==> flow/design.v <==
module GENCLK1K( 
		CLK1K, EN1K,
		CLK50M, RSTN
		);
   input CLK50M, RSTN;
   output reg CLK1K;
   output     EN1K;
   reg [7:0] CNT, next_cnt;
   reg next_clk1k;
   assign EN1K = (CNT == 8'd249) & ~CLK1K;
   always @(posedge CLK50M or negedge RSTN) begin
      if (!RSTN) begin
	 CLK1K <= 1'h0;
	 CNT <= 8'h0;
      end
      else begin
	 CNT <= next_cnt;
	 CLK1K <= next_clk1k;
      end
   end
   always @(*) begin
	next_cnt = (CNT == 8'd249) ? 8'd0 : CNT + 8'd1;
	next_clk1k = (CNT == 8'd249) ? ~CLK1K : CLK1K;
   end
endmodule
module GENCLK10K( 
		 CLK10K, EN10K,
		 CLK50M, RSTN
		 );
   input CLK50M;
   input RSTN;
   output reg CLK10K;
   output     EN10K;
   reg [4:0] CNT, next_cnt;
   reg        next_clk10k;
   assign EN10K = (CNT == 5'd24) & ~CLK10K;
   always @(posedge CLK50M, negedge RSTN) begin
      if (!RSTN) begin
         CNT <= 5'd1;
         CLK10K <= 1'b0;
      end
      else begin
         CNT <= next_cnt;
         CLK10K <= next_clk10k;
      end
   end
   always @(*) begin
      next_cnt = (CNT == 5'd24) ? 5'd1 : CNT + 5'd1;
      next_clk10k = (CNT == 5'd24) ? ~CLK10K : CLK10K;
   end
endmodule
module DEBOUNCE #(parameter SET = 1'b1)( 
		KEY_OUT,
		CLK, EN1K, RSTN, KEY_IN
		);
   input CLK, EN1K, RSTN;  
   input KEY_IN;
   output reg KEY_OUT;
   localparam STABLE_CNT = 50;
   reg [5:0]  CNT, next_cnt;
   reg 	      PREV_KEY_IN, next_key_out, next_prev_key_in;
   always @(posedge CLK or negedge RSTN) begin
      if (!RSTN) begin
	 CNT <= 5'h0;
	 KEY_OUT <= SET;
	 PREV_KEY_IN <= SET;
      end
      else if (EN1K) begin
	 CNT <= next_cnt;
	 KEY_OUT <= next_key_out;
	 PREV_KEY_IN <= next_prev_key_in;
      end
   end
   always @(*) begin
      next_cnt = CNT;
      next_key_out = KEY_OUT;
      next_prev_key_in = PREV_KEY_IN;
      if (KEY_IN == PREV_KEY_IN) begin
	 if (CNT < STABLE_CNT) begin
	    next_cnt = CNT + 5'd1;
	 end
	 else begin
	    next_key_out = KEY_IN;
	 end
      end
      else begin
	 next_prev_key_in = KEY_IN;
      end
   end
endmodule
module BCDCNTR #(parameter MAXL = 4'h5, parameter MAXR = 4'h9, parameter SETL = 4'h0, parameter SETR = 4'h0)( 
													     BCD, CARRY,
													     CLK, EN1K, RSTN, EN, SW1, BCD_SET
													     );
   input CLK, EN1K, RSTN, EN, SW1;  
   input [7:0] BCD_SET;
   output reg [7:0] BCD;
   output reg 	    CARRY;
   reg [3:0] 	    next_left_bcd, next_right_bcd;
   reg 		    next_carry;
   always @(posedge CLK or negedge RSTN) begin
      if (!RSTN) begin
	 BCD <= {SETL, SETR};
	 CARRY <= 1'h0;
      end
      else if (EN1K) begin
	 if (SW1) begin
	    BCD <= BCD_SET;
	    CARRY <= next_carry;
	 end
	 else begin
	    BCD <= {next_left_bcd, next_right_bcd};
	    CARRY <= next_carry;
	 end
      end
   end
   always @(*) begin
      if (EN) begin
	 if (BCD[7:4] == MAXL) begin
	    if (BCD[3:0] == MAXR) begin
	       next_left_bcd = SETL;
	       next_right_bcd = SETR;
	       next_carry = 1'b1;
	    end
	    else begin
	       next_left_bcd = BCD[7:4];
	       next_right_bcd = BCD[3:0] + 4'h1;
		   next_carry = 1'b0;
	    end
	 end
	 else begin
	    if (BCD[3:0] == 4'h9) begin
	       next_right_bcd = 4'h0;
	       next_left_bcd = BCD[7:4] + 4'h1;
		   next_carry = 1'b0;
	    end
	    else begin
	       next_right_bcd = BCD[3:0] + 4'h1;
	       next_left_bcd = BCD[7:4];
		   next_carry = 1'b0;
	    end
	 end
      end
      else begin
	 next_right_bcd = BCD[3:0];
	 next_left_bcd = BCD[7:4];
	 next_carry = 1'b0;
      end
   end
endmodule
module SW_BCDCNTR #(parameter MAXL = 4'h5, parameter MAXR = 4'h9, parameter SETL = 4'h0, parameter SETR = 4'h0)( 
														BCD, CARRY,
														CLK, EN1K, RSTN, EN
														);
   input CLK, EN1K, RSTN, EN;  
   output reg [7:0] BCD;
   output reg 	    CARRY;
   reg [3:0] 	    next_left_bcd, next_right_bcd;
   reg 		    next_carry;
   always @(posedge CLK or negedge RSTN) begin
      if (!RSTN) begin
	 BCD <= {SETL, SETR};
	 CARRY <= 1'h0;
      end
      else if (EN1K) begin
	 BCD <= {next_left_bcd, next_right_bcd};
	 CARRY <= next_carry;
      end
   end
   always @(*) begin
      if (EN) begin
	 if (BCD[7:4] == MAXL) begin
	    if (BCD[3:0] == MAXR) begin
	       next_left_bcd = SETL;
	       next_right_bcd = SETR;
	       next_carry = 1'b1;
	    end
	    else begin
	       next_left_bcd = BCD[7:4];
	       next_right_bcd = BCD[3:0] + 4'h1;
		   next_carry = 1'b0;
	    end
	 end
	 else begin
	    if (BCD[3:0] == 4'h9) begin
	       next_right_bcd = 4'h0;
	       next_left_bcd = BCD[7:4] + 4'h1;
		   next_carry = 1'b0;
	    end
	    else begin
	       next_right_bcd = BCD[3:0] + 4'h1;
	       next_left_bcd = BCD[7:4];
		   next_carry = 1'b0;
	    end
	 end
      end
      else begin
	 next_right_bcd = BCD[3:0];
	 next_left_bcd = BCD[7:4];
	 next_carry = 1'b0;
      end
   end
endmodule
module DIGITCLOCK( 
		  SEC, MIN, HOUR, DAY,
		  CLK, EN1K, RSTN, SW1, SW2, SW3, SEC_SET, MIN_SET, HOUR_SET, DAY_SET,
		  SW_SEC, SW_MIN, SW_HOUR, SW_DAY
		  );
   input CLK, EN1K, RSTN, SW1, SW2, SW3;  
   input [7:0] SEC_SET, MIN_SET, HOUR_SET, DAY_SET;
   input [7:0] SW_SEC, SW_MIN, SW_HOUR, SW_DAY;
   output [7:0] SEC, MIN, HOUR, DAY;
   reg [9:0] 	CNT, next_cnt;
   reg 		EN, next_en;
   wire [7:0] 	NORMAL_SEC, NORMAL_MIN, NORMAL_HOUR, NORMAL_DAY;
   wire 	CARRY_SEC, CARRY_MIN, CARRY_HOUR, CARRY_DAY;
   assign DAY = (SW2 == 1'b1) ? SW_DAY : NORMAL_DAY;
   assign HOUR = (SW2 == 1'b1) ? SW_HOUR : NORMAL_HOUR;
   assign MIN = (SW2 == 1'b1) ? SW_MIN : NORMAL_MIN;
   assign SEC = (SW2 == 1'b1) ? SW_SEC : NORMAL_SEC;
   BCDCNTR #(.MAXL(4'h3), .MAXR(4'h1), .SETL(4'h0), .SETR(4'h1))
   UDAY ( 
	 .BCD				(NORMAL_DAY),
	 .CARRY				(CARRY_DAY),
	 .CLK				(CLK),
	 .EN1K				(EN1K),
	 .RSTN				(RSTN),
	 .EN				(CARRY_HOUR),
	 .SW1				(SW1),
	 .BCD_SET			(DAY_SET));
   BCDCNTR #(.MAXL(4'h2), .MAXR(4'h3), .SETL(4'h0), .SETR(4'h0))
   UHOUR ( 
	  .BCD				(NORMAL_HOUR),
	  .CARRY			(CARRY_HOUR),
	  .CLK			(CLK),
	 .EN1K			(EN1K),
	  .RSTN				(RSTN),
	  .EN				(CARRY_MIN),
	  .SW1				(SW1),
	  .BCD_SET			(HOUR_SET));
   BCDCNTR #(.MAXL(4'h5), .MAXR(4'h9), .SETL(4'h0), .SETR(4'h0))
   UMIN ( 
	 .BCD				(NORMAL_MIN),
	 .CARRY				(CARRY_MIN),
	 .CLK				(CLK),
	 .EN1K				(EN1K),
	 .RSTN				(RSTN),
	 .EN				(CARRY_SEC),
	 .SW1				(SW1),
	 .BCD_SET			(MIN_SET));
   BCDCNTR #(.MAXL(4'h5), .MAXR(4'h9), .SETL(4'h0), .SETR(4'h0))
   USEC ( 
	 .BCD				(NORMAL_SEC),
	 .CARRY				(CARRY_SEC),
	 .CLK				(CLK),
	 .EN1K				(EN1K),
	 .RSTN				(RSTN),
	 .EN				(EN),
	 .SW1				(SW1),
	 .BCD_SET			(SEC_SET));
   always @(posedge CLK or negedge RSTN) begin
      if (!RSTN) begin
	 CNT <= 10'h0;
	 EN <= 1'h0;
      end
      else if (EN1K) begin
	 CNT <= next_cnt;
	 EN <= next_en;
      end
   end
   always @(*) begin
      if (SW1) begin
         next_cnt = CNT;
         next_en  = 1'b0;
      end
      else begin
	 if (SW3) begin
            next_cnt = (CNT >= 10'd9) ? 10'd0 : CNT + 10'd1;
            next_en  = (CNT >= 10'd9) ? 1'd1 : 1'd0;
	 end
	 else begin
            next_cnt = (CNT >= 10'd998) ? 10'd0 : CNT + 10'd1;
            next_en  = (CNT >= 10'd998) ? 1'd1 : 1'd0;
	 end
      end
   end
endmodule
module STOPWATCH( 
		 SW_SEC, SW_MIN, SW_HOUR, SW_DAY,
		 CLK, EN1K, RSTN, SW3, KEY3
		 );
   input CLK, EN1K, RSTN, SW3, KEY3;  
   output [7:0] SW_SEC, SW_MIN, SW_HOUR, SW_DAY;
   reg [9:0] 	CNT, next_cnt;
   reg 		EN, next_en;
   reg 		STATE, next_state;
   reg [1:0] 	KEY3_SYNC, next_key3_sync;
   wire 	CARRY_SEC, CARRY_MIN, CARRY_HOUR, CARRY_DAY;
   localparam STOP = 1'b0;
   localparam START = 1'b1;
   SW_BCDCNTR #(.MAXL(4'h3), .MAXR(4'h1), .SETL(4'h0), .SETR(4'h0))
   SWDAY ( 
	  .BCD				(SW_DAY),
	  .CARRY			(CARRY_DAY),
	  .CLK			(CLK),
	 .EN1K			(EN1K),
	  .RSTN				(RSTN),
	  .EN				(CARRY_HOUR));
   SW_BCDCNTR #(.MAXL(4'h2), .MAXR(4'h3), .SETL(4'h0), .SETR(4'h0))
   SWHOUR ( 
	   .BCD				(SW_HOUR),
	   .CARRY			(CARRY_HOUR),
	   .CLK			(CLK),
	 .EN1K			(EN1K),
	   .RSTN			(RSTN),
	   .EN				(CARRY_MIN));
   SW_BCDCNTR #(.MAXL(4'h5), .MAXR(4'h9), .SETL(4'h0), .SETR(4'h0))
   SWMIN ( 
	  .BCD				(SW_MIN),
	  .CARRY			(CARRY_MIN),
	  .CLK			(CLK),
	 .EN1K			(EN1K),
	  .RSTN				(RSTN),
	  .EN				(CARRY_SEC));
   SW_BCDCNTR #(.MAXL(4'h5), .MAXR(4'h9), .SETL(4'h0), .SETR(4'h0))
   SWSEC ( 
	  .BCD				(SW_SEC),
	  .CARRY			(CARRY_SEC),
	  .CLK			(CLK),
	 .EN1K			(EN1K),
	  .RSTN				(RSTN),
	  .EN				(EN));
   always @(posedge CLK or negedge RSTN) begin
      if (!RSTN) begin
	 CNT <= 10'h0;
	 EN <= 1'h0;
	 STATE <= STOP;
	 KEY3_SYNC <= 2'b11;
      end
      else if (EN1K) begin
	 CNT <= next_cnt;
	 EN <= next_en;
	 STATE <= next_state;
	 KEY3_SYNC <= next_key3_sync;
      end
   end
   always @(*) begin
      next_cnt = CNT;
      next_en = EN;
      next_state = STATE;
      next_key3_sync = {KEY3_SYNC[0], KEY3};
      if (KEY3_SYNC == 2'b10) begin
	 next_state = (STATE == START) ? STOP : START;
      end
      else begin
	 case (STATE)
	   STOP : begin
	      next_cnt = CNT;
	      next_en = EN;
	      next_state = STATE;
	   end
	   START : begin
	      if (SW3) begin
		 next_cnt = (CNT >= 10'd9) ? 10'd0 : CNT + 10'd1;
		 next_en = (CNT >= 10'd9) ? 1'd1 : 1'd0;
		 next_state = STATE;
	      end
	      else begin
		 next_cnt = (CNT >= 10'd998) ? 10'd0 : CNT + 10'd1;
		 next_en = (CNT >= 10'd998) ? 1'd1 : 1'd0;
		 next_state = STATE;
	      end
	   end
	 endcase
      end
   end
endmodule
module MANSET( 
	      SEC_SET, MIN_SET, HOUR_SET, DAY_SET,
	      CLK, EN1K, RSTN, SW1, KEY1, KEY2, KEY3, PREV_SEC, PREV_MIN, PREV_HOUR,
	      PREV_DAY
	      );
   input CLK, EN1K, RSTN;  
   input SW1, KEY1, KEY2, KEY3;
   input [7:0] PREV_SEC, PREV_MIN, PREV_HOUR, PREV_DAY;
   output reg [7:0] SEC_SET, MIN_SET, HOUR_SET, DAY_SET;
   reg [1:0] 	    SEL, next_sel;
   reg [7:0] 	    next_sec_set, next_min_set, next_hour_set, next_day_set;
   reg [1:0] 	    KEY1_SYNC, KEY2_SYNC, KEY3_SYNC;
   reg [1:0]  next_key1_sync, next_key2_sync, next_key3_sync;
   localparam SEC_SEL = 2'b00;
   localparam MIN_SEL = 2'b01;
   localparam HOUR_SEL = 2'b10;
   localparam DAY_SEL = 2'b11;
   always @(posedge CLK or negedge RSTN) begin
      if (!RSTN) begin
	 DAY_SET <= 8'h1;
	 HOUR_SET <= 8'h0;
	 MIN_SET <= 8'h0;
	 SEC_SET <= 8'h0;
	 SEL <= 2'b00;
	 KEY1_SYNC <= 2'b11;
	 KEY2_SYNC <= 2'b11;
	 KEY3_SYNC <= 2'b11;
      end
      else if (EN1K) begin
	 DAY_SET <= next_day_set;
	 HOUR_SET <= next_hour_set;
	 MIN_SET <= next_min_set;
	 SEC_SET <= next_sec_set;
	 SEL <= next_sel;
	 KEY1_SYNC <= next_key1_sync;
	 KEY2_SYNC <= next_key2_sync;
	 KEY3_SYNC <= next_key3_sync;
      end
   end
   always @(*) begin
   next_key1_sync = {KEY1_SYNC[0], KEY1};
   next_key2_sync = {KEY2_SYNC[0], KEY2};
   next_key3_sync = {KEY3_SYNC[0], KEY3};
      if (SW1) begin
	  next_sel = SEL;
		next_sec_set = SEC_SET;
		next_min_set = MIN_SET;
		next_hour_set = HOUR_SET;
		next_day_set = DAY_SET;
	 if (KEY3_SYNC == 2'b10) begin
	    next_sel = (SEL == DAY_SEL) ? SEC_SEL : SEL + 2'b01;
	 end
	 else if (KEY2_SYNC == 2'b10) begin
	    case (SEL) 
	      SEC_SEL : begin
			if (SEC_SET[7:4] == 4'h5) begin
				if (SEC_SET[3:0] == 4'h9) begin
					next_sec_set[7:4] = 4'h0;
					next_sec_set[3:0] = 4'h0;
				end
				else begin
					next_sec_set[7:4] = SEC_SET[7:4];
					next_sec_set[3:0] = SEC_SET[3:0] + 4'h1;
				end
			end
			else begin
				if (SEC_SET[3:0] == 4'h9) begin
					next_sec_set[3:0] = 4'h0;
					next_sec_set[7:4] = SEC_SET[7:4] + 4'h1;
				end
				else begin
					next_sec_set[3:0] = SEC_SET[3:0] + 4'h1;
					next_sec_set[7:4] = SEC_SET[7:4];
				end
			end
		  end
	      MIN_SEL : begin
			if (MIN_SET[7:4] == 4'h5) begin
				if (MIN_SET[3:0] == 4'h9) begin
					next_min_set[7:4] = 4'h0;
					next_min_set[3:0] = 4'h0;
				end
				else begin
					next_min_set[7:4] = MIN_SET[7:4];
					next_min_set[3:0] = MIN_SET[3:0] + 4'h1;
				end
			end
			else begin
				if (MIN_SET[3:0] == 4'h9) begin
					next_min_set[3:0] = 4'h0;
					next_min_set[7:4] = MIN_SET[7:4] + 4'h1;
				end
				else begin
					next_min_set[3:0] = MIN_SET[3:0] + 4'h1;
					next_min_set[7:4] = MIN_SET[7:4];
				end
			end
		  end
	      HOUR_SEL : begin
			if (HOUR_SET[7:4] == 4'h2) begin
				if (HOUR_SET[3:0] == 4'h3) begin
					next_hour_set[7:4] = 4'h0;
					next_hour_set[3:0] = 4'h0;
				end
				else begin
					next_hour_set[7:4] = HOUR_SET[7:4];
					next_hour_set[3:0] = HOUR_SET[3:0] + 4'h1;
				end
			end
			else begin
				if (HOUR_SET[3:0] == 4'h9) begin
					next_hour_set[3:0] = 4'h0;
					next_hour_set[7:4] = HOUR_SET[7:4] + 4'h1;
				end
				else begin
					next_hour_set[3:0] = HOUR_SET[3:0] + 4'h1;
					next_hour_set[7:4] = HOUR_SET[7:4];
				end
			end
		  end
	      DAY_SEL : begin
			if (DAY_SET[7:4] == 4'h3) begin
				if (DAY_SET[3:0] == 4'h1) begin
					next_day_set[7:4] = 4'h0;
					next_day_set[3:0] = 4'h1;
				end
				else begin
					next_day_set[7:4] = DAY_SET[7:4];
					next_day_set[3:0] = DAY_SET[3:0] + 4'h1;
				end
			end
			else begin
				if (DAY_SET[3:0] == 4'h9) begin
					next_day_set[3:0] = 4'h0;
					next_day_set[7:4] = DAY_SET[7:4] + 4'h1;
				end
				else begin
					next_day_set[3:0] = DAY_SET[3:0] + 4'h1;
					next_day_set[7:4] = DAY_SET[7:4];
				end
			end
		  end
	    endcase
	 end
	 else if (KEY1_SYNC == 2'b10) begin
	    case (SEL) 
	      SEC_SEL : begin
			if (SEC_SET[7:4] == 4'h0) begin
				if (SEC_SET[3:0] == 4'h0) begin
					next_sec_set[7:4] = 4'h5;
					next_sec_set[3:0] = 4'h9;
				end
				else begin
					next_sec_set[7:4] = SEC_SET[7:4];
					next_sec_set[3:0] = SEC_SET[3:0] - 4'h1;
				end
			end
			else begin
				if (SEC_SET[3:0] == 4'h0) begin
					next_sec_set[3:0] = 4'h9;
					next_sec_set[7:4] = SEC_SET[7:4] - 4'h1;
				end
				else begin
					next_sec_set[3:0] = SEC_SET[3:0] - 4'h1;
					next_sec_set[7:4] = SEC_SET[7:4];
				end
			end
		  end
	      MIN_SEL : begin
			if (MIN_SET[7:4] == 4'h0) begin
				if (MIN_SET[3:0] == 4'h0) begin
					next_min_set[7:4] = 4'h5;
					next_min_set[3:0] = 4'h9;
				end
				else begin
					next_min_set[7:4] = MIN_SET[7:4];
					next_min_set[3:0] = MIN_SET[3:0] - 4'h1;
				end
			end
			else begin
				if (MIN_SET[3:0] == 4'h0) begin
					next_min_set[3:0] = 4'h9;
					next_min_set[7:4] = MIN_SET[7:4] - 4'h1;
				end
				else begin
					next_min_set[3:0] = MIN_SET[3:0] - 4'h1;
					next_min_set[7:4] = MIN_SET[7:4];
				end
			end
		  end
	      HOUR_SEL : begin
			if (HOUR_SET[7:4] == 4'h0) begin
				if (HOUR_SET[3:0] == 4'h0) begin
					next_hour_set[7:4] = 4'h2;
					next_hour_set[3:0] = 4'h3;
				end
				else begin
					next_hour_set[7:4] = HOUR_SET[7:4];
					next_hour_set[3:0] = HOUR_SET[3:0] - 4'h1;
				end
			end
			else begin
				if (HOUR_SET[3:0] == 4'h0) begin
					next_hour_set[3:0] = 4'h9;
					next_hour_set[7:4] = HOUR_SET[7:4] - 4'h1;
				end
				else begin
					next_hour_set[3:0] = HOUR_SET[3:0] - 4'h1;
					next_hour_set[7:4] = HOUR_SET[7:4];
				end
			end
		  end
	      DAY_SEL : begin
			if (DAY_SET[7:4] == 4'h0) begin
				if (DAY_SET[3:0] == 4'h1) begin
					next_day_set[7:4] = 4'h3;
					next_day_set[3:0] = 4'h1;
				end
				else begin
					next_day_set[7:4] = DAY_SET[7:4];
					next_day_set[3:0] = DAY_SET[3:0] - 4'h1;
				end
			end
			else begin
				if (DAY_SET[3:0] == 4'h0) begin
					next_day_set[3:0] = 4'h9;
					next_day_set[7:4] = DAY_SET[7:4] - 4'h1;
				end
				else begin
					next_day_set[3:0] = DAY_SET[3:0] - 4'h1;
					next_day_set[7:4] = DAY_SET[7:4];
				end
			end
		  end
	    endcase
	 end
      end
	  else begin
		next_sel = SEC_SEL;
		next_sec_set = PREV_SEC;
		next_min_set = PREV_MIN;
		next_hour_set = PREV_HOUR;
		next_day_set = PREV_DAY;
	  end
   end
endmodule
module DISPLAY7SEG( 
		   SEG,
		   OUT, PWM_ACT
		   );
   input [3:0] OUT;
   input       PWM_ACT;
   output reg [6:0] SEG;
   always @(*) begin
      case (OUT)
	4'h0 : SEG = (PWM_ACT) ? 7'b1000000 : 7'b1111111;
	4'h1 : SEG = (PWM_ACT) ? 7'b1111001 : 7'b1111111;
	4'h2 : SEG = (PWM_ACT) ? 7'b0100100 : 7'b1111111;
	4'h3 : SEG = (PWM_ACT) ? 7'b0110000 : 7'b1111111;
	4'h4 : SEG = (PWM_ACT) ? 7'b0011001 : 7'b1111111;
	4'h5 : SEG = (PWM_ACT) ? 7'b0010010 : 7'b1111111;
	4'h6 : SEG = (PWM_ACT) ? 7'b0000010 : 7'b1111111;
	4'h7 : SEG = (PWM_ACT) ? 7'b1111000 : 7'b1111111;
	4'h8 : SEG = (PWM_ACT) ? 7'b0000000 : 7'b1111111;
	4'h9 : SEG = (PWM_ACT) ? 7'b0010000 : 7'b1111111;
	default : SEG = 7'b1111111;
      endcase
   end
endmodule
module KNOCK_LED ( 
		  ALARM, LED,
		  CLK, EN1K, RSTN, SW3, KNOCK
		  );
   input CLK, EN1K, RSTN;  
   input SW3, KNOCK;
   output reg ALARM;
   output reg [17:0] LED;
   reg [9:0] 	     ONE_SEC_CNT, next_one_sec_cnt;
   reg [5:0] 	     SEC_CNT, next_sec_cnt;
   reg [4:0] 	     MIN_REMAIN, next_min_remain;
   reg 		     TIMER_EN, next_timer_en;
   reg 		     KNOCK_D, next_knock_d;
   reg 		     KNOCK_FALL, next_knock_fall;
   reg 		     ALARM_PULSE, next_alarm_pulse;
   reg 		     next_alarm;
   reg [17:0] 	     next_led;
   always @(posedge CLK or negedge RSTN) begin
      if (!RSTN) begin
	 ALARM <= 1'h0;
	 KNOCK_D <= 1'h1;
	 KNOCK_FALL <= 1'h0;
	 LED <= 18'h0;
	 MIN_REMAIN <= 5'h0;
	 ONE_SEC_CNT <= 10'h0;
	 SEC_CNT <= 6'h0;
	 TIMER_EN <= 1'h0;
	 ALARM_PULSE <= 1'b0;
      end
      else if (EN1K) begin
	 ALARM <= next_alarm;
	 LED <= next_led;
	 ONE_SEC_CNT <= next_one_sec_cnt;
	 SEC_CNT <= next_sec_cnt;
	 MIN_REMAIN <= next_min_remain;
	 TIMER_EN <= next_timer_en;
	 KNOCK_D <= next_knock_d;
	 KNOCK_FALL <= next_knock_fall;
	 ALARM_PULSE <= next_alarm_pulse;
      end
   end
   always @(*) begin
      next_knock_d = KNOCK;
      next_knock_fall = KNOCK_D & ~KNOCK;
      next_alarm = 1'b0;
	  next_led = (MIN_REMAIN == 5'd0) ? 18'd0 : (18'b1 << MIN_REMAIN) - 18'b1;
      next_one_sec_cnt = ONE_SEC_CNT;
      next_sec_cnt = SEC_CNT;
      next_min_remain = MIN_REMAIN;
      next_timer_en = TIMER_EN;
      next_alarm_pulse = 1'b0;
	  if (KNOCK_FALL) begin
		next_timer_en = 1'b1;
		next_min_remain = (MIN_REMAIN < 5'd19) ? MIN_REMAIN + 5'd1 : MIN_REMAIN;
	  end
	  else begin
		if (TIMER_EN) begin
			if (SW3) begin
				if (ONE_SEC_CNT >= 10'd9) begin
					if (MIN_REMAIN != 5'd0) begin
						if (SEC_CNT == 6'd00) begin
							next_sec_cnt = 6'd59;
							next_min_remain = MIN_REMAIN - 5'd1;
							next_one_sec_cnt = 10'd0;
						end
						else begin
							next_sec_cnt = SEC_CNT - 6'd1;
							next_one_sec_cnt = 10'd0;
						end
					end
					else begin
						if (SEC_CNT == 6'd00) begin
							next_timer_en = 1'b0;
							next_alarm_pulse = 1'b1;
							next_sec_cnt = 6'd0;
							next_one_sec_cnt = 10'd0;
						end
						else begin
							next_sec_cnt = SEC_CNT - 6'd1;
							next_one_sec_cnt = 10'd0;
						end
					end
				end
				else begin
					next_one_sec_cnt = ONE_SEC_CNT + 10'd1;
				end
			end
			else begin
				if (ONE_SEC_CNT >= 10'd999) begin
					if (MIN_REMAIN != 5'd0) begin
						if (SEC_CNT == 6'd00) begin
							next_sec_cnt = 6'd59;
							next_min_remain = MIN_REMAIN - 5'd1;
							next_one_sec_cnt = 10'd0;
						end
						else begin
							next_sec_cnt = SEC_CNT - 6'd1;
							next_one_sec_cnt = 10'd0;
						end
					end
					else begin
						if (SEC_CNT == 6'd00) begin
							next_timer_en = 1'b0;
							next_alarm_pulse = 1'b1;
							next_sec_cnt = 6'd0;
							next_one_sec_cnt = 10'd0;
						end
						else begin
							next_sec_cnt = SEC_CNT - 6'd1;
							next_one_sec_cnt = 10'd0;
						end
					end
				end
				else begin
					next_one_sec_cnt = ONE_SEC_CNT + 10'd1;
				end
			end
		end
		else begin
			next_alarm = (ALARM_PULSE == 1'b1) ? 1'b1 : 1'b0;
		end
	  end
   end
endmodule
module KNOCK_LED_ALARM( 
	     BUZ_OUT,
	     CLK, EN1K, RSTN, ALARM
	     );
   input CLK, EN1K, RSTN;  
   input ALARM;
   output reg BUZ_OUT;
   parameter IDLE = 1'b0;
   parameter BUZ = 1'b1;
   reg 	      STATE, next_state;
   reg 	      next_buz_out;
   reg 	      CLK500, next_clk500;
   reg [6:0]  BEEP_CNT1, next_beep_cnt1;
   reg [8:0]  BEEP_CNT2, next_beep_cnt2;
   reg [2:0]  ALARM_DONE, next_alarm_done;
   always @(posedge CLK or negedge RSTN) begin
      if (!RSTN) begin
	 ALARM_DONE <= 3'h0;
	 BEEP_CNT1 <= 7'h0;
	 BEEP_CNT2 <= 9'h0;
	 BUZ_OUT <= 1'h0;
	 CLK500 <= 1'h0;
	 STATE <= 1'h0;
      end
      else if (EN1K) begin
	 STATE <= next_state;
	 BUZ_OUT <= next_buz_out;
	 CLK500 <= next_clk500;
	 BEEP_CNT1 <= next_beep_cnt1;
	 BEEP_CNT2 <= next_beep_cnt2;
	 ALARM_DONE <= next_alarm_done;
      end
   end
   always @(*) begin
      next_clk500 = ~CLK500;
      case (STATE) 
	IDLE : begin
	   if (ALARM) begin
	      next_state = BUZ;
	      next_buz_out = 1'b0;
	      next_beep_cnt1 = 7'b0;
	      next_beep_cnt2 = 9'd0;
	      next_alarm_done = 3'd0;
	   end
	   else begin
	      next_state = IDLE;
	      next_buz_out = 1'b0;
	      next_beep_cnt1 = 7'b0;
	      next_beep_cnt2 = 8'b0;
	      next_alarm_done = 3'd0;
	   end
	end
	BUZ : begin
	   if (ALARM_DONE == 3'd4) begin
	      next_state = IDLE;
	      next_buz_out = 1'b0;
	      next_beep_cnt1 = 7'd0;
	      next_beep_cnt2 = 9'd0;
	      next_alarm_done = 3'd0;
	   end
	   else begin
	      if (BEEP_CNT2 >= 9'd4) begin
		 next_state = BUZ;
		 next_buz_out = 1'b0;
		 next_beep_cnt1 = 7'd0;
		 next_beep_cnt2 = (BEEP_CNT2 == 9'd511) ? 9'd0 : BEEP_CNT2 + 9'd1;
		 next_alarm_done = (BEEP_CNT2 == 9'd511) ? ALARM_DONE + 3'd1 : ALARM_DONE;
	      end
	      else begin
		 if (BEEP_CNT1 >= 7'd64) begin
		    next_state = BUZ;
		    next_buz_out = CLK500;
		    next_beep_cnt1 = (BEEP_CNT1 == 7'd127) ? 7'd0 : BEEP_CNT1 + 7'd1;
		    next_beep_cnt2 = (BEEP_CNT1 == 7'd127) ? BEEP_CNT2 + 9'd1 : BEEP_CNT2;
		    next_alarm_done = ALARM_DONE;
		 end
		 else begin
		    next_state = BUZ;
		    next_buz_out = 1'b0;
		    next_beep_cnt1 = BEEP_CNT1 + 7'd1;
		    next_beep_cnt2 = BEEP_CNT2;
		    next_alarm_done = ALARM_DONE;
		 end
	      end
	   end
	end
	default : begin
	   next_state = IDLE;
	   next_buz_out = 1'b0;
	   next_beep_cnt1 = 7'd0;
	   next_beep_cnt2 = 3'd0;
	   next_alarm_done = 1'b0;
	end
      endcase
   end
endmodule
module FIRE_DETECT( 
		   FIRE_ALARM,
		   CLK, EN1K, RSTN, SENSOR
		   );
   input CLK, EN1K, RSTN;  
   input SENSOR;
   output reg FIRE_ALARM;
   reg 	  next_fire_alarm;
   always @(posedge CLK or negedge RSTN) begin
      if (!RSTN) begin
	 FIRE_ALARM <= 1'h0;
      end
      else if (EN1K) begin
	 FIRE_ALARM <= next_fire_alarm;
      end
   end
   always @(*) begin
      next_fire_alarm = (SENSOR) ? 1'b1 : 1'b0;
   end
endmodule
module FIRE_ALARM( 
		       BUZ_OUT, FIRE_VALID,
		       CLK, EN1K, RSTN, FIRE_ALARM, KNOCK
		       );
   input CLK, EN1K, RSTN;  
   input FIRE_ALARM, KNOCK;
   output reg BUZ_OUT, FIRE_VALID;
   parameter IDLE = 1'b0;
   parameter BUZ = 1'b1;
   reg 	      STATE, next_state;
   reg 	      next_buz_out;
	reg         next_fire_valid;
   reg 	      CLK500, next_clk500;
   reg 	      KNOCK_D, next_knock_d;
   reg 	      KNOCK_FALL, next_knock_fall;
   reg [8:0]  BEEP_CNT, next_beep_cnt;
   always @(posedge CLK or negedge RSTN) begin
      if (!RSTN) begin
	 BEEP_CNT <= 8'h0;
	 BUZ_OUT <= 1'h0;
	 FIRE_VALID <= 1'h0;
	 CLK500 <= 1'h0;
	 KNOCK_D <= 1'h0;
	 KNOCK_FALL <= 1'h0;
	 STATE <= 1'h0;
      end
      else if (EN1K) begin
	 STATE <= next_state;
	 BUZ_OUT <= next_buz_out;
	 FIRE_VALID <= next_fire_valid;
	 CLK500 <= next_clk500;
	 BEEP_CNT <= next_beep_cnt;
	 KNOCK_D <= next_knock_d;
	 KNOCK_FALL <= next_knock_fall;
      end
   end
   always @(*) begin
      next_clk500 = ~CLK500;
      next_knock_d = KNOCK;
      next_knock_fall = KNOCK_D & ~KNOCK;
		next_fire_valid = FIRE_VALID;
      case (STATE) 
	IDLE : begin
	   if (FIRE_ALARM) begin
	      next_state = BUZ;
	      next_buz_out = 1'b0;
	      next_beep_cnt = 8'b0;
			next_fire_valid = 1'b1;
	   end
	   else begin
	      next_state = IDLE;
	      next_buz_out = 1'b0;
	      next_beep_cnt = 8'b0;
			next_fire_valid = 1'b0;
	   end
	end
	BUZ : begin
	   if (KNOCK_FALL) begin
	      next_state = IDLE;
	      next_buz_out = 1'b0;
	      next_beep_cnt = 8'd0;
			next_fire_valid = 1'b0;
	   end
	   else begin
	      if (BEEP_CNT >= 9'd256) begin
		 next_state = BUZ;
		 next_buz_out = CLK500;
		 next_beep_cnt = (BEEP_CNT == 8'd128) ? 8'd0 : BEEP_CNT + 8'd1;
	      end
	      else begin
		 next_state = BUZ;
		 next_buz_out = 1'b0;
		 next_beep_cnt = BEEP_CNT + 8'd1;
	      end
	   end
	end
	default : begin
	   next_state = IDLE;
	   next_buz_out = 1'b0;
	   next_beep_cnt = 8'd0;
	end
      endcase
   end
endmodule
module ROT_PWMGEN ( 
		   PWM_ACT,
		   CLK, EN10K, RSTN, SW5, ROT_A, ROT_B
		   );
   input CLK, EN10K, RSTN, SW5;
   input ROT_A, ROT_B;
   output reg PWM_ACT;
   reg [7:0]  brightness;
   reg [1:0]  prev_state;
   reg [7:0]  pwm_counter;
   wire [1:0] current_state = {ROT_A, ROT_B};
   always @(posedge CLK or negedge RSTN) begin
		if (!RSTN) begin
			brightness <= 8'd255;
		end
		else if (EN10K) begin
		if (SW5) begin
      case ({prev_state, current_state})
        4'b0001, 4'b0111, 4'b1110, 4'b1000: begin
           if (brightness <= 8'd247)
             brightness <= brightness + 8'd8;
           else
             brightness <= 8'd255;
        end
        4'b0010, 4'b0100, 4'b1101, 4'b1011: begin
           if (brightness >= 8'd8)
             brightness <= brightness - 8'd8;
           else
             brightness <= 8'd0;
        end
        default: brightness <= brightness;
      endcase
		end
		else begin
			brightness <= brightness;
		end
		end
   end
   always @(posedge CLK) begin
      if (EN10K) prev_state <= current_state;
   end
   always @(posedge CLK or negedge RSTN) begin
      if (!RSTN) begin
	 pwm_counter <= 8'b0;
      end
      else if (EN10K) begin
	 pwm_counter <= (pwm_counter == 8'd255) ? 8'd0 : pwm_counter + 8'd1;
      end
   end
   always @(posedge CLK or negedge RSTN) begin
      if (!RSTN) begin
	 PWM_ACT <= 1'b1;
      end
      else if (EN10K) begin
	 if (pwm_counter < brightness) PWM_ACT <= 1'b1;
	 else PWM_ACT <= 1'b0;
      end
   end
endmodule
module CLOCK_TOP( 
	   SEG0, SEG1, SEG2, SEG3, SEG4, SEG5, SEG6, SEG7, LED, BUZ_OUT,
	   CLK50M, KEY1, KEY2, KEY3, SW0, SW1, SW2, SW3, SW4, SW5, KNOCK,
	   SENSOR, ROT_A, ROT_B
	   );
   input CLK50M, KEY1, KEY2, KEY3, SW0, SW1, SW2, SW3, SW4, SW5, KNOCK, SENSOR, ROT_A, ROT_B;
   output [6:0] SEG0, SEG1, SEG2, SEG3, SEG4, SEG5, SEG6, SEG7;
   output [17:0] LED;
   output 	 BUZ_OUT;
   wire 	 CLK1K, CLK10K, EN1K, EN10K, CLEAN_KEY1, CLEAN_KEY2, CLEAN_KEY3, CLEAN_SW1, CLEAN_SW2, CLEAN_SW3, CLEAN_SW4, CLEAN_SW5, ALARM, FIRE_ALARM, FIRE_VALID, PWM_ACT, FIRE_BUZ, KNOCK_LED_BUZ;
   wire [7:0] 	 SEC, MIN, HOUR, DAY;
   wire [7:0] 	 SEC_SET, MIN_SET, HOUR_SET, DAY_SET;
   wire [7:0] 	 SW_SEC, SW_MIN, SW_HOUR, SW_DAY;
   assign BUZ_OUT = (FIRE_VALID) ? FIRE_BUZ : KNOCK_LED_BUZ;
   GENCLK1K
     UGENCLK1K
       ( 
	.RSTN				(SW0),
	.CLK1K				(CLK1K),
	.EN1K				(EN1K),
	.CLK50M				(CLK50M));
   GENCLK10K
     UGENCLK10K
       ( 
	.RSTN					(SW0),
	.CLK10K				(CLK10K),
	.EN10K				(EN10K),
	.CLK50M				(CLK50M));
   DEBOUNCE #(.SET(1'b1))
   UDEBOUNCE_KEY1
     ( 
      .KEY_OUT				(CLEAN_KEY1),
      .KEY_IN				(KEY1),
      .RSTN				(SW0),
      .CLK				(CLK50M),
      .EN1K				(EN1K));
   DEBOUNCE #(.SET(1'b1))
   UDEBOUNCE_KEY2
     ( 
      .KEY_OUT				(CLEAN_KEY2),
      .KEY_IN				(KEY2),
      .RSTN				(SW0),
      .CLK				(CLK50M),
      .EN1K				(EN1K));
   DEBOUNCE #(.SET(1'b1))
   UDEBOUNCE_KEY3
     ( 
      .KEY_OUT				(CLEAN_KEY3),
      .KEY_IN				(KEY3),
      .RSTN				(SW0),
      .CLK				(CLK50M),
      .EN1K				(EN1K));
   DEBOUNCE #(.SET(1'b0))
   UDEBOUNCE_SW1
     ( 
      .KEY_OUT				(CLEAN_SW1),
      .KEY_IN				(SW1),
      .RSTN				(SW0),
      .CLK				(CLK50M),
      .EN1K				(EN1K));
   DEBOUNCE #(.SET(1'b0))
   UDEBOUNCE_SW2
     ( 
      .KEY_OUT				(CLEAN_SW2),
      .KEY_IN				(SW2),
      .RSTN				(SW0),
      .CLK				(CLK50M),
      .EN1K				(EN1K));
   DEBOUNCE #(.SET(1'b0))
   UDEBOUNCE_SW3
     ( 
      .KEY_OUT				(CLEAN_SW3),
      .KEY_IN				(SW3),
      .RSTN				(SW0),
      .CLK				(CLK50M),
      .EN1K				(EN1K));
   DEBOUNCE #(.SET(1'b0))
   UDEBOUNCE_SW4
     ( 
      .KEY_OUT				(CLEAN_SW4),
      .KEY_IN				(SW4),
      .RSTN				(SW0),
      .CLK				(CLK50M),
      .EN1K				(EN1K));
   DEBOUNCE #(.SET(1'b0))
   UDEBOUNCE_SW5
     ( 
      .KEY_OUT				(CLEAN_SW5),
      .KEY_IN				(SW5),
      .RSTN				(SW0),
      .CLK				(CLK50M),
      .EN1K				(EN1K));
   DIGITCLOCK
     UDIGITCLOCK
       ( 
	.SEC					(SEC[7:0]),
	.MIN					(MIN[7:0]),
	.HOUR					(HOUR[7:0]),
	.DAY					(DAY[7:0]),
	.SEC_SET				(SEC_SET[7:0]),
	.MIN_SET				(MIN_SET[7:0]),
	.HOUR_SET				(HOUR_SET[7:0]),
	.DAY_SET				(DAY_SET[7:0]),
	.SW_SEC				(SW_SEC[7:0]),
	.SW_MIN				(SW_MIN[7:0]),
	.SW_HOUR				(SW_HOUR[7:0]),
	.SW_DAY				(SW_DAY[7:0]),
	.RSTN				(SW0),
	.CLK				(CLK50M),
	.EN1K				(EN1K),
	.SW1				(CLEAN_SW1),
	.SW2				(CLEAN_SW2),
	.SW3				(CLEAN_SW3));
   DISPLAY7SEG
     URSEC7SEG
       ( 
	.SEG				(SEG0[6:0]),
	.OUT				(SEC[3:0]),
	.PWM_ACT			(PWM_ACT));
   DISPLAY7SEG
     ULSEC7SEG
       ( 
	.SEG				(SEG1[6:0]),
	.OUT				(SEC[7:4]),
	.PWM_ACT			(PWM_ACT));
   DISPLAY7SEG
     URMIN7SEG
       ( 
	.SEG				(SEG2[6:0]),
	.OUT				(MIN[3:0]),
	.PWM_ACT			(PWM_ACT));
   DISPLAY7SEG
     ULMIN7SEG
       ( 
	.SEG				(SEG3[6:0]),
	.OUT				(MIN[7:4]),
	.PWM_ACT			(PWM_ACT));
   DISPLAY7SEG
     URHOUR7SEG
       ( 
	.SEG				(SEG4[6:0]),
	.OUT				(HOUR[3:0]),
	.PWM_ACT			(PWM_ACT));
   DISPLAY7SEG
     ULHOUR7SEG
       ( 
	.SEG				(SEG5[6:0]),
	.OUT				(HOUR[7:4]),
	.PWM_ACT			(PWM_ACT));
   DISPLAY7SEG
     URDAY7SEG
       ( 
	.SEG				(SEG6[6:0]),
	.OUT				(DAY[3:0]),
	.PWM_ACT			(PWM_ACT));
   DISPLAY7SEG
     ULDAY7SEG
       ( 
	.SEG				(SEG7[6:0]),
	.OUT				(DAY[7:4]),
	.PWM_ACT			(PWM_ACT));
   MANSET
     UMANSET
       ( 
	.SEC_SET				(SEC_SET[7:0]),
	.MIN_SET				(MIN_SET[7:0]),
	.HOUR_SET				(HOUR_SET[7:0]),
	.DAY_SET				(DAY_SET[7:0]),
	.KEY1					(CLEAN_KEY1),
	.KEY2					(CLEAN_KEY2),
	.KEY3					(CLEAN_KEY3),
	.PREV_SEC				(SEC[7:0]),
	.PREV_MIN				(MIN[7:0]),
	.PREV_HOUR				(HOUR[7:0]),
	.PREV_DAY				(DAY[7:0]),
	.RSTN				(SW0),
	.CLK				(CLK50M),
	.EN1K				(EN1K),
	.SW1				(CLEAN_SW1));
   STOPWATCH
     USTOPWATCH
       ( 
	.SW_SEC				(SW_SEC[7:0]),
	.SW_MIN				(SW_MIN[7:0]),
	.SW_HOUR				(SW_HOUR[7:0]),
	.SW_DAY				(SW_DAY[7:0]),
	.KEY3					(CLEAN_KEY3),
	.RSTN (CLEAN_SW2),
	.CLK				(CLK50M),
	.EN1K				(EN1K),
	.SW3				(CLEAN_SW3));
   KNOCK_LED_ALARM
     UALARM
       ( 
	.BUZ_OUT			(KNOCK_LED_BUZ),
	.CLK				(CLK50M),
	.EN1K				(EN1K),
	.RSTN					(SW0),
	.ALARM				(ALARM));
   KNOCK_LED
     UKNOCK
       ( 
	.LED					(LED[17:0]),
	.ALARM				(ALARM),
	.CLK				(CLK50M),
	.EN1K				(EN1K),
	.RSTN					(CLEAN_SW4),
	.SW3				(CLEAN_SW3),
	.KNOCK				(KNOCK));
   FIRE_DETECT
     UFIRE_DETECT
       ( 
	.FIRE_ALARM				(FIRE_ALARM),
	.CLK					(CLK50M),
	.EN1K					(EN1K),
	.RSTN					(SW0),
	.SENSOR				(SENSOR));
   FIRE_ALARM
     UFIRE_ALARM
       ( 
	.BUZ_OUT				(FIRE_BUZ),
	.FIRE_VALID       (FIRE_VALID),
	.CLK					(CLK50M),
	.EN1K					(EN1K),
	.RSTN					(SW0),
	.FIRE_ALARM				(FIRE_ALARM),
	.KNOCK					(KNOCK));
   ROT_PWMGEN
     UROT_PWMGEN
       ( 
	.RSTN					(SW0),
	.PWM_ACT			(PWM_ACT),
	.CLK				(CLK50M),
	.EN10K				(EN10K),
	.SW5				(CLEAN_SW5),
	.ROT_A				(ROT_A),
	.ROT_B				(ROT_B));
endmodule
# Reports on CLOCK_TOP

Tool output for the design above before and after an edit, in the order of the flow.
"before" refers to lines of the RTL above, "after" to lines of the edited file.
"difference": "after" minus "before" as printed here. "rel. change": 100 x difference / "before".
Library cell names are shortened.
Not given: --

Design top: CLOCK_TOP
Clock input: CLK50M
Library: sky130hd
Timing corner: tt_025C_1v80

# The edit

The edit as a unified diff against the file above.
The edit is scripted, without regard to the design's behaviour, which it may alter; it was not made to optimise anything.

```diff
@@ -393,16 +393,6 @@
    localparam HOUR_SEL = 2'b10;
    localparam DAY_SEL = 2'b11;
-   always @(posedge CLK or negedge RSTN) begin
-      if (!RSTN) begin
-	 DAY_SET <= 8'h1;
-	 HOUR_SET <= 8'h0;
-	 MIN_SET <= 8'h0;
-	 SEC_SET <= 8'h0;
-	 SEL <= 2'b00;
-	 KEY1_SYNC <= 2'b11;
-	 KEY2_SYNC <= 2'b11;
-	 KEY3_SYNC <= 2'b11;
-      end
-      else if (EN1K) begin
+   always @(posedge CLK) begin
+      if (EN1K) begin
 	 DAY_SET <= next_day_set;
 	 HOUR_SET <= next_hour_set;
```

# Elaborated design

Counts by Yosys on the flattened word-level netlist (proc, flatten, opt, wreduce; memories kept). Register bits leave out memories and registers merged into their read ports (data or address). Print and check cells are left out. Cells with the same type and inputs are merged into one.

Operators by class:

| what                             | before | after | difference | rel. change (%) |
| order comparisons                | 21     | 21    | 0          | 0.00 |
| shift operators                  | 1      | 1     | 0          | 0.00 |
| reductions and logical operators | 98     | 97    | -1         | -1.02 |
| bitwise gates (word level)       | 31     | 31    | 0          | 0.00 |
| mux-type cells                   | 251    | 250   | -1         | -0.40 |
| $add $sub $neg                   | 57     | 57    | 0          | 0.00 |
| equality and inequality tests    | 166    | 165   | -1         | -0.60 |

Operator list:

| operator                                                 | before | after | difference | rel. change (%) |
| 2-bit AND reduction                                      | 19     | 18    | -1         | -5.26 |
| 2-bit by 1-bit != test with 1-bit output with constant B | 4      | 3     | -1         | -25.00 |
| 2-bit two-way mux                                        | 3      | 2     | -1         | -33.33 |

Unchanged operator kinds not shown: 79.

Word-level totals:

| what                            | before | after | difference | rel. change (%) |
| register bits after elaboration | 315    | 315   | 0          | 0.00 |
| elaborated cells                | 720    | 717   | -3         | -0.42 |
| output and inout bits           | 75     | 75    | 0          | 0.00 |

# Depth

Yosys ltp: most cells in a row. Word level: on the elaborated netlist, between registers, memories and ports. Mapped: between sequential cells and ports; inverters and the memories' decode and read muxes count.

Depth:

| what                         | before | after | difference | rel. change (%) |
| depth in word-level cells    | 8      | 8     | 0          | 0.00 |
| ABC_AREA                     | 0      | 0     | --         | -- |
| depth in mapped cells        | 11     | 11    | 0          | 0.00 |
| mapped depth without buffers | 9      | 9     | 0          | 0.00 |

# After synthesis

Source: synth_stat.txt of the flow (Yosys; design flattened, memories mapped). It holds for the ABC_AREA given above (unset counts as 0); a run with the other value may have another netlist.

Mapped netlist:

| what                               | before    | after     | difference | rel. change (%) |
| sequential part of the area (mm^2) | 0.0078738 | 0.0080652 | +0.0001914 | +2.43 |
| buffer cells                       | 107       | 99        | -8         | -7.48 |
| chip area (Yosys) (mm^2)           | 0.0191696 | 0.019052  | -0.0001176 | -0.61 |
| cell count                         | 2,186     | 2,095     | -91        | -4.16 |
| flip-flops                         | 313       | 313       | 0          | 0.00 |

Cells by type:

| cell type | before | after | difference | rel. change (%) |
| nand2_1   | 325    | 244   | -81        | -24.92 |
| edfxtp_1  | 2      | 42    | +40        | +2,000.00 |
| o21ai_0   | 251    | 217   | -34        | -13.55 |
| dfrtp_1   | 286    | 253   | -33        | -11.54 |
| nand4_1   | 33     | 16    | -17        | -51.52 |
| nor3_1    | 46     | 60    | +14        | +30.43 |
| and3_1    | 24     | 37    | +13        | +54.17 |
| nand2b_1  | 29     | 17    | -12        | -41.38 |
| o31ai_1   | 19     | 30    | +11        | +57.89 |
| a22o_1    | 15     | 26    | +11        | +73.33 |
| mux2i_1   | 49     | 39    | -10        | -20.41 |
| nor2b_1   | 21     | 31    | +10        | +47.62 |
| a211oi_1  | 7      | 17    | +10        | +142.86 |
| mux2_2    | 42     | 51    | +9         | +21.43 |
| o211ai_1  | 15     | 24    | +9         | +60.00 |
| a31o_2    | 0      | 9     | +9         | -- |
| o221ai_1  | 16     | 8     | -8         | -50.00 |
| nor2_1    | 144    | 151   | +7         | +4.86 |

Unchanged cell types not shown: 7.
The list need not be complete.
The figures by module come from a second, unflattened synthesis with its own total; it is not the netlist above.

Unflattened totals:

| what                                           | before    | after     | difference | rel. change (%) |
| cells (unflattened synthesis)                  | 2,241     | 2,177     | -64        | -2.86 |
| area total of the unflattened synthesis (mm^2) | 0.0210189 | 0.0207224 | -0.0002965 | -1.41 |

Each row is one instance without its submodules.

By module, before:

| module                                      | sequential area (mm^2) | times used | area (mm^2) | cells |
| MANSET                                      | 0.0010097              | 1          | 0.0035872   | 426 |
| KNOCK_LED                                   | 0.0011023              | 1          | 0.0024624   | 264 |
| DEBOUNCE (SET=0)                            | 0.0002002              | 5          | 0.0004041   | 32 |
| DISPLAY7SEG                                 | 0                      | 8          | 0.0001939   | 32 |
| KNOCK_LED_ALARM                             | 0.0005505              | 1          | 0.0013313   | 136 |
| DEBOUNCE (SET=1)                            | 0.0002027              | 3          | 0.0004066   | 32 |
| BCDCNTR (MAXL=5, MAXR=9, SETL=0, SETR=0)    | 0.0002252              | 2          | 0.0006018   | 67 |
| ROT_PWMGEN                                  | 0.0004442              | 1          | 0.0011011   | 115 |
| DIGITCLOCK                                  | 0.0002753              | 1          | 0.001051    | 109 |
| SW_BCDCNTR (MAXL=5, MAXR=9, SETL=0, SETR=0) | 0.0002252              | 2          | 0.0004617   | 41 |
| STOPWATCH                                   | 0.0003528              | 1          | 0.0007995   | 80 |
| FIRE_ALARM                                  | 0.0003754              | 1          | 0.0006882   | 67 |
| BCDCNTR (MAXL=3, MAXR=1, SETL=0, SETR=1)    | 0.0002265              | 1          | 0.0006018   | 68 |
| BCDCNTR (MAXL=2, MAXR=3, SETL=0, SETR=0)    | 0.0002252              | 1          | 0.0005993   | 69 |

before: Modules not listed: 6.

By module, after:

| module                                      | sequential area (mm^2) | times used | area (mm^2) | cells |
| MANSET                                      | 0.0012012              | 1          | 0.0032907   | 362 |
| KNOCK_LED                                   | 0.0011023              | 1          | 0.0024624   | 264 |
| DEBOUNCE (SET=0)                            | 0.0002002              | 5          | 0.0004041   | 32 |
| DISPLAY7SEG                                 | 0                      | 8          | 0.0001939   | 32 |
| KNOCK_LED_ALARM                             | 0.0005505              | 1          | 0.0013313   | 136 |
| DEBOUNCE (SET=1)                            | 0.0002027              | 3          | 0.0004066   | 32 |
| BCDCNTR (MAXL=5, MAXR=9, SETL=0, SETR=0)    | 0.0002252              | 2          | 0.0006018   | 67 |
| ROT_PWMGEN                                  | 0.0004442              | 1          | 0.0011011   | 115 |
| DIGITCLOCK                                  | 0.0002753              | 1          | 0.001051    | 109 |
| SW_BCDCNTR (MAXL=5, MAXR=9, SETL=0, SETR=0) | 0.0002252              | 2          | 0.0004617   | 41 |
| STOPWATCH                                   | 0.0003528              | 1          | 0.0007995   | 80 |
| FIRE_ALARM                                  | 0.0003754              | 1          | 0.0006882   | 67 |
| BCDCNTR (MAXL=3, MAXR=1, SETL=0, SETR=1)    | 0.0002265              | 1          | 0.0006018   | 68 |
| BCDCNTR (MAXL=2, MAXR=3, SETL=0, SETR=0)    | 0.0002252              | 1          | 0.0005993   | 69 |

after: Modules not listed: 6.

# Timing after synthesis

Source: OpenSTA report_checks on the synthesized netlist (no wires, ideal clock, input and output delay 20% of the period each), path of least setup slack; recovery checks are left aside. Register names are those of the netlist, which keeps one name where synthesis merged equal registers.

Timing after synthesis:

| what                          | before                         | after                          | difference | rel. change (%) |
| kind                          | flip-flop to output port       | flip-flop to output port       | --         | -- |
| start                         | register UDEBOUNCE_SW2.KEY_OUT | register UDEBOUNCE_SW2.KEY_OUT | --         | -- |
| end                           | output port SEG4[2]            | output port SEG0[5]            | --         | -- |
| data arrival time (ns)        | 3.113                          | 3.080                          | -0.033     | -1.06 |
| stages on the path            | 7                              | 7                              | 0          | 0.00 |
| required time (ns)            | 16.000                         | 16.000                         | 0.000      | 0.00 |
| path delay (ns)               | 3.113                          | 3.080                          | -0.033     | -1.06 |
| slack (ns)                    | 12.887                         | 12.920                         | +0.033     | -- |
| clock period (ns)             | 20.0                           | 20.0                           | 0.0        | 0.00 |
| path buffers                  | 3                              | 3                              | 0          | 0.00 |
| synthesis period reached (ns) | 7.113                          | 7.08                           | -0.033     | -0.46 |

"path delay" = arrival - input delay + setup time.
A path that ends at an output port has no setup time.
"stages on the path": output pins that drive a net of the path, with the launching flip-flop's if there is one; two outputs of one cell count as two.
"synthesis period reached" = period - worst setup slack (recovery checks aside). The figure is calculated, with input and output delays left at 20% of the set period.
The rows between start and end are the longest chain of elaborated cells between them; the timing report does not say that the signal goes this way. Where chains are equally long, one stands for them.
Each line given opens the expression or statement behind the cell; cells for indexed reads and writes are added by Yosys, which also makes memories of some case tables.

Between the ends, after synthesis, before:
Cells stage by stage: dfrtp_1 > clkbuf_1 > buf_2 > buf_1 > mux2i_1 > a21oi_1 > o21ai_0
Length of the longest elaborated chain: 3

RTL lines, path after synthesis, before:

| what                              | line | RTL |
| start, declared                   | 58   | `output reg KEY_OUT;` |
| start, assigned                   | 65   | `KEY_OUT <= SET;` |
| start, assigned                   | 70   | `KEY_OUT <= next_key_out;` |
| 8-bit two-way mux                 | 218  | `assign HOUR = (SW2 == 1'b1) ? SW_HOUR : NORMAL_HOUR;` |
| 4-bit == test                     | 632  | `case (OUT)` |
| 7-bit case mux with 10-bit select | 632  |  |
| end, declared                     | 1036 | `output [6:0] SEG0, SEG1, SEG2, SEG3, SEG4, SEG5, SEG6, SEG7;` |

Between the ends, after synthesis, after:
Cells stage by stage: dfrtp_1 > buf_2 > buf_2 > buf_2 > mux2i_1 > a21oi_1 > o221ai_1
Length of the longest elaborated chain: 3

RTL lines, path after synthesis, after:

| what                              | line | RTL |
| start, declared                   | 58   | `output reg KEY_OUT;` |
| start, assigned                   | 65   | `KEY_OUT <= SET;` |
| start, assigned                   | 70   | `KEY_OUT <= next_key_out;` |
| 8-bit two-way mux                 | 220  | `assign SEC = (SW2 == 1'b1) ? SW_SEC : NORMAL_SEC;` |
| 4-bit == test                     | 622  | `case (OUT)` |
| 7-bit case mux with 10-bit select | 622  |  |
| end, declared                     | 1026 | `output [6:0] SEG0, SEG1, SEG2, SEG3, SEG4, SEG5, SEG6, SEG7;` |

# Path in the finished layout

Path of least setup slack in the final report of each run of pair A (OpenROAD, finished layout, wires in). Where an end is a register, its clock arrival counts in the times.

Timing post-layout:

| what                   | before                         | after                          | difference | rel. change (%) |
| kind                   | flip-flop to output port       | flip-flop to output port       | --         | -- |
| start                  | register UDEBOUNCE_SW2.KEY_OUT | register UDEBOUNCE_SW2.KEY_OUT | --         | -- |
| end                    | output port SEG3[3]            | output port SEG0[3]            | --         | -- |
| slack (ns)             | 3.10                           | 2.82                           | -0.28      | -- |
| path buffers           | 2                              | 2                              | 0          | 0.00 |
| data arrival time (ns) | 3.55                           | 3.83                           | +0.28      | +7.89 |
| stages on the path     | 8                              | 8                              | 0          | 0.00 |
| required time (ns)     | 6.65                           | 6.65                           | 0.00       | 0.00 |
| clock period (ns)      | 8.31                           | 8.31                           | 0.00       | 0.00 |

The rows between start and end are the longest chain of elaborated cells between them; the timing report does not say that the signal goes this way. Where chains are equally long, one stands for them.

Between the ends, post-layout, before:
Cells stage by stage: dfrtp_4 > buf_12 > mux2i_1 > and2_1 > nand2_1 > o21a_1 > o221ai_1 > clkdlybuf4s50_1
Length of the longest elaborated chain: 3

RTL lines, path post-layout, before:

| what                              | line | RTL |
| start, declared                   | 58   | `output reg KEY_OUT;` |
| start, assigned                   | 65   | `KEY_OUT <= SET;` |
| start, assigned                   | 70   | `KEY_OUT <= next_key_out;` |
| 8-bit two-way mux                 | 219  | `assign MIN = (SW2 == 1'b1) ? SW_MIN : NORMAL_MIN;` |
| 4-bit == test                     | 632  | `case (OUT)` |
| 7-bit case mux with 10-bit select | 632  |  |
| end, declared                     | 1036 | `output [6:0] SEG0, SEG1, SEG2, SEG3, SEG4, SEG5, SEG6, SEG7;` |

Between the ends, post-layout, after:
Cells stage by stage: dfrtp_4 > buf_4 > mux2i_1 > nand2_1 > o21ai_0 > o21ai_0 > o211ai_1 > clkdlybuf4s50_1
Length of the longest elaborated chain: 3

RTL lines, path post-layout, after:

| what                              | line | RTL |
| start, declared                   | 58   | `output reg KEY_OUT;` |
| start, assigned                   | 65   | `KEY_OUT <= SET;` |
| start, assigned                   | 70   | `KEY_OUT <= next_key_out;` |
| 8-bit two-way mux                 | 220  | `assign SEC = (SW2 == 1'b1) ? SW_SEC : NORMAL_SEC;` |
| 4-bit == test                     | 622  | `case (OUT)` |
| 7-bit case mux with 10-bit select | 622  |  |
| end, declared                     | 1026 | `output [6:0] SEG0, SEG1, SEG2, SEG3, SEG4, SEG5, SEG6, SEG7;` |

# Flow runs

Runs of the flow (Yosys, OpenROAD) on both versions; the two runs of a pair have the same settings. The constraints put input and output delay at 20% of the set period each and load the outputs with 0.01 pF.

Flow settings, pair A:
period_ns: 8.31
CAP_MARGIN: 20
CORE_MARGIN: 2
CORE_UTILIZATION: 40
SLEW_MARGIN: 20

Final reports, pair A:

| what                                    | before    | after     | difference | rel. change (%) |
| mapped cell area after synthesis (mm^2) | 0.0191696 | 0.019052  | -0.0001176 | -0.61 |
| post-route utilization (%)              | 45.6      | 46.3      | +0.7       | -- |
| standard-cell area after routing (mm^2) | 0.0216958 | 0.0216595 | -0.0000363 | -0.17 |
| area of the die (mm^2)                  | 0.0496911 | 0.0493928 | -0.0002983 | -0.60 |
| worst setup slack after layout (ns)     | 3.097     | 2.819     | -0.278     | -- |
| setup TNS (ns)                          | 0.000     | 0.000     | 0.000      | -- |
| total power after layout (W)            | 0.003153  | 0.003276  | +0.000123  | +3.90 |
| achieved period (ns)                    | 5.213     | 5.491     | +0.278     | +5.33 |

"achieved period" = clock period - worst setup slack. The figure is calculated, with input and output delays left at 20% of the set period.
"total power after layout": no workload was simulated; the value follows from the tool's default switching activity.
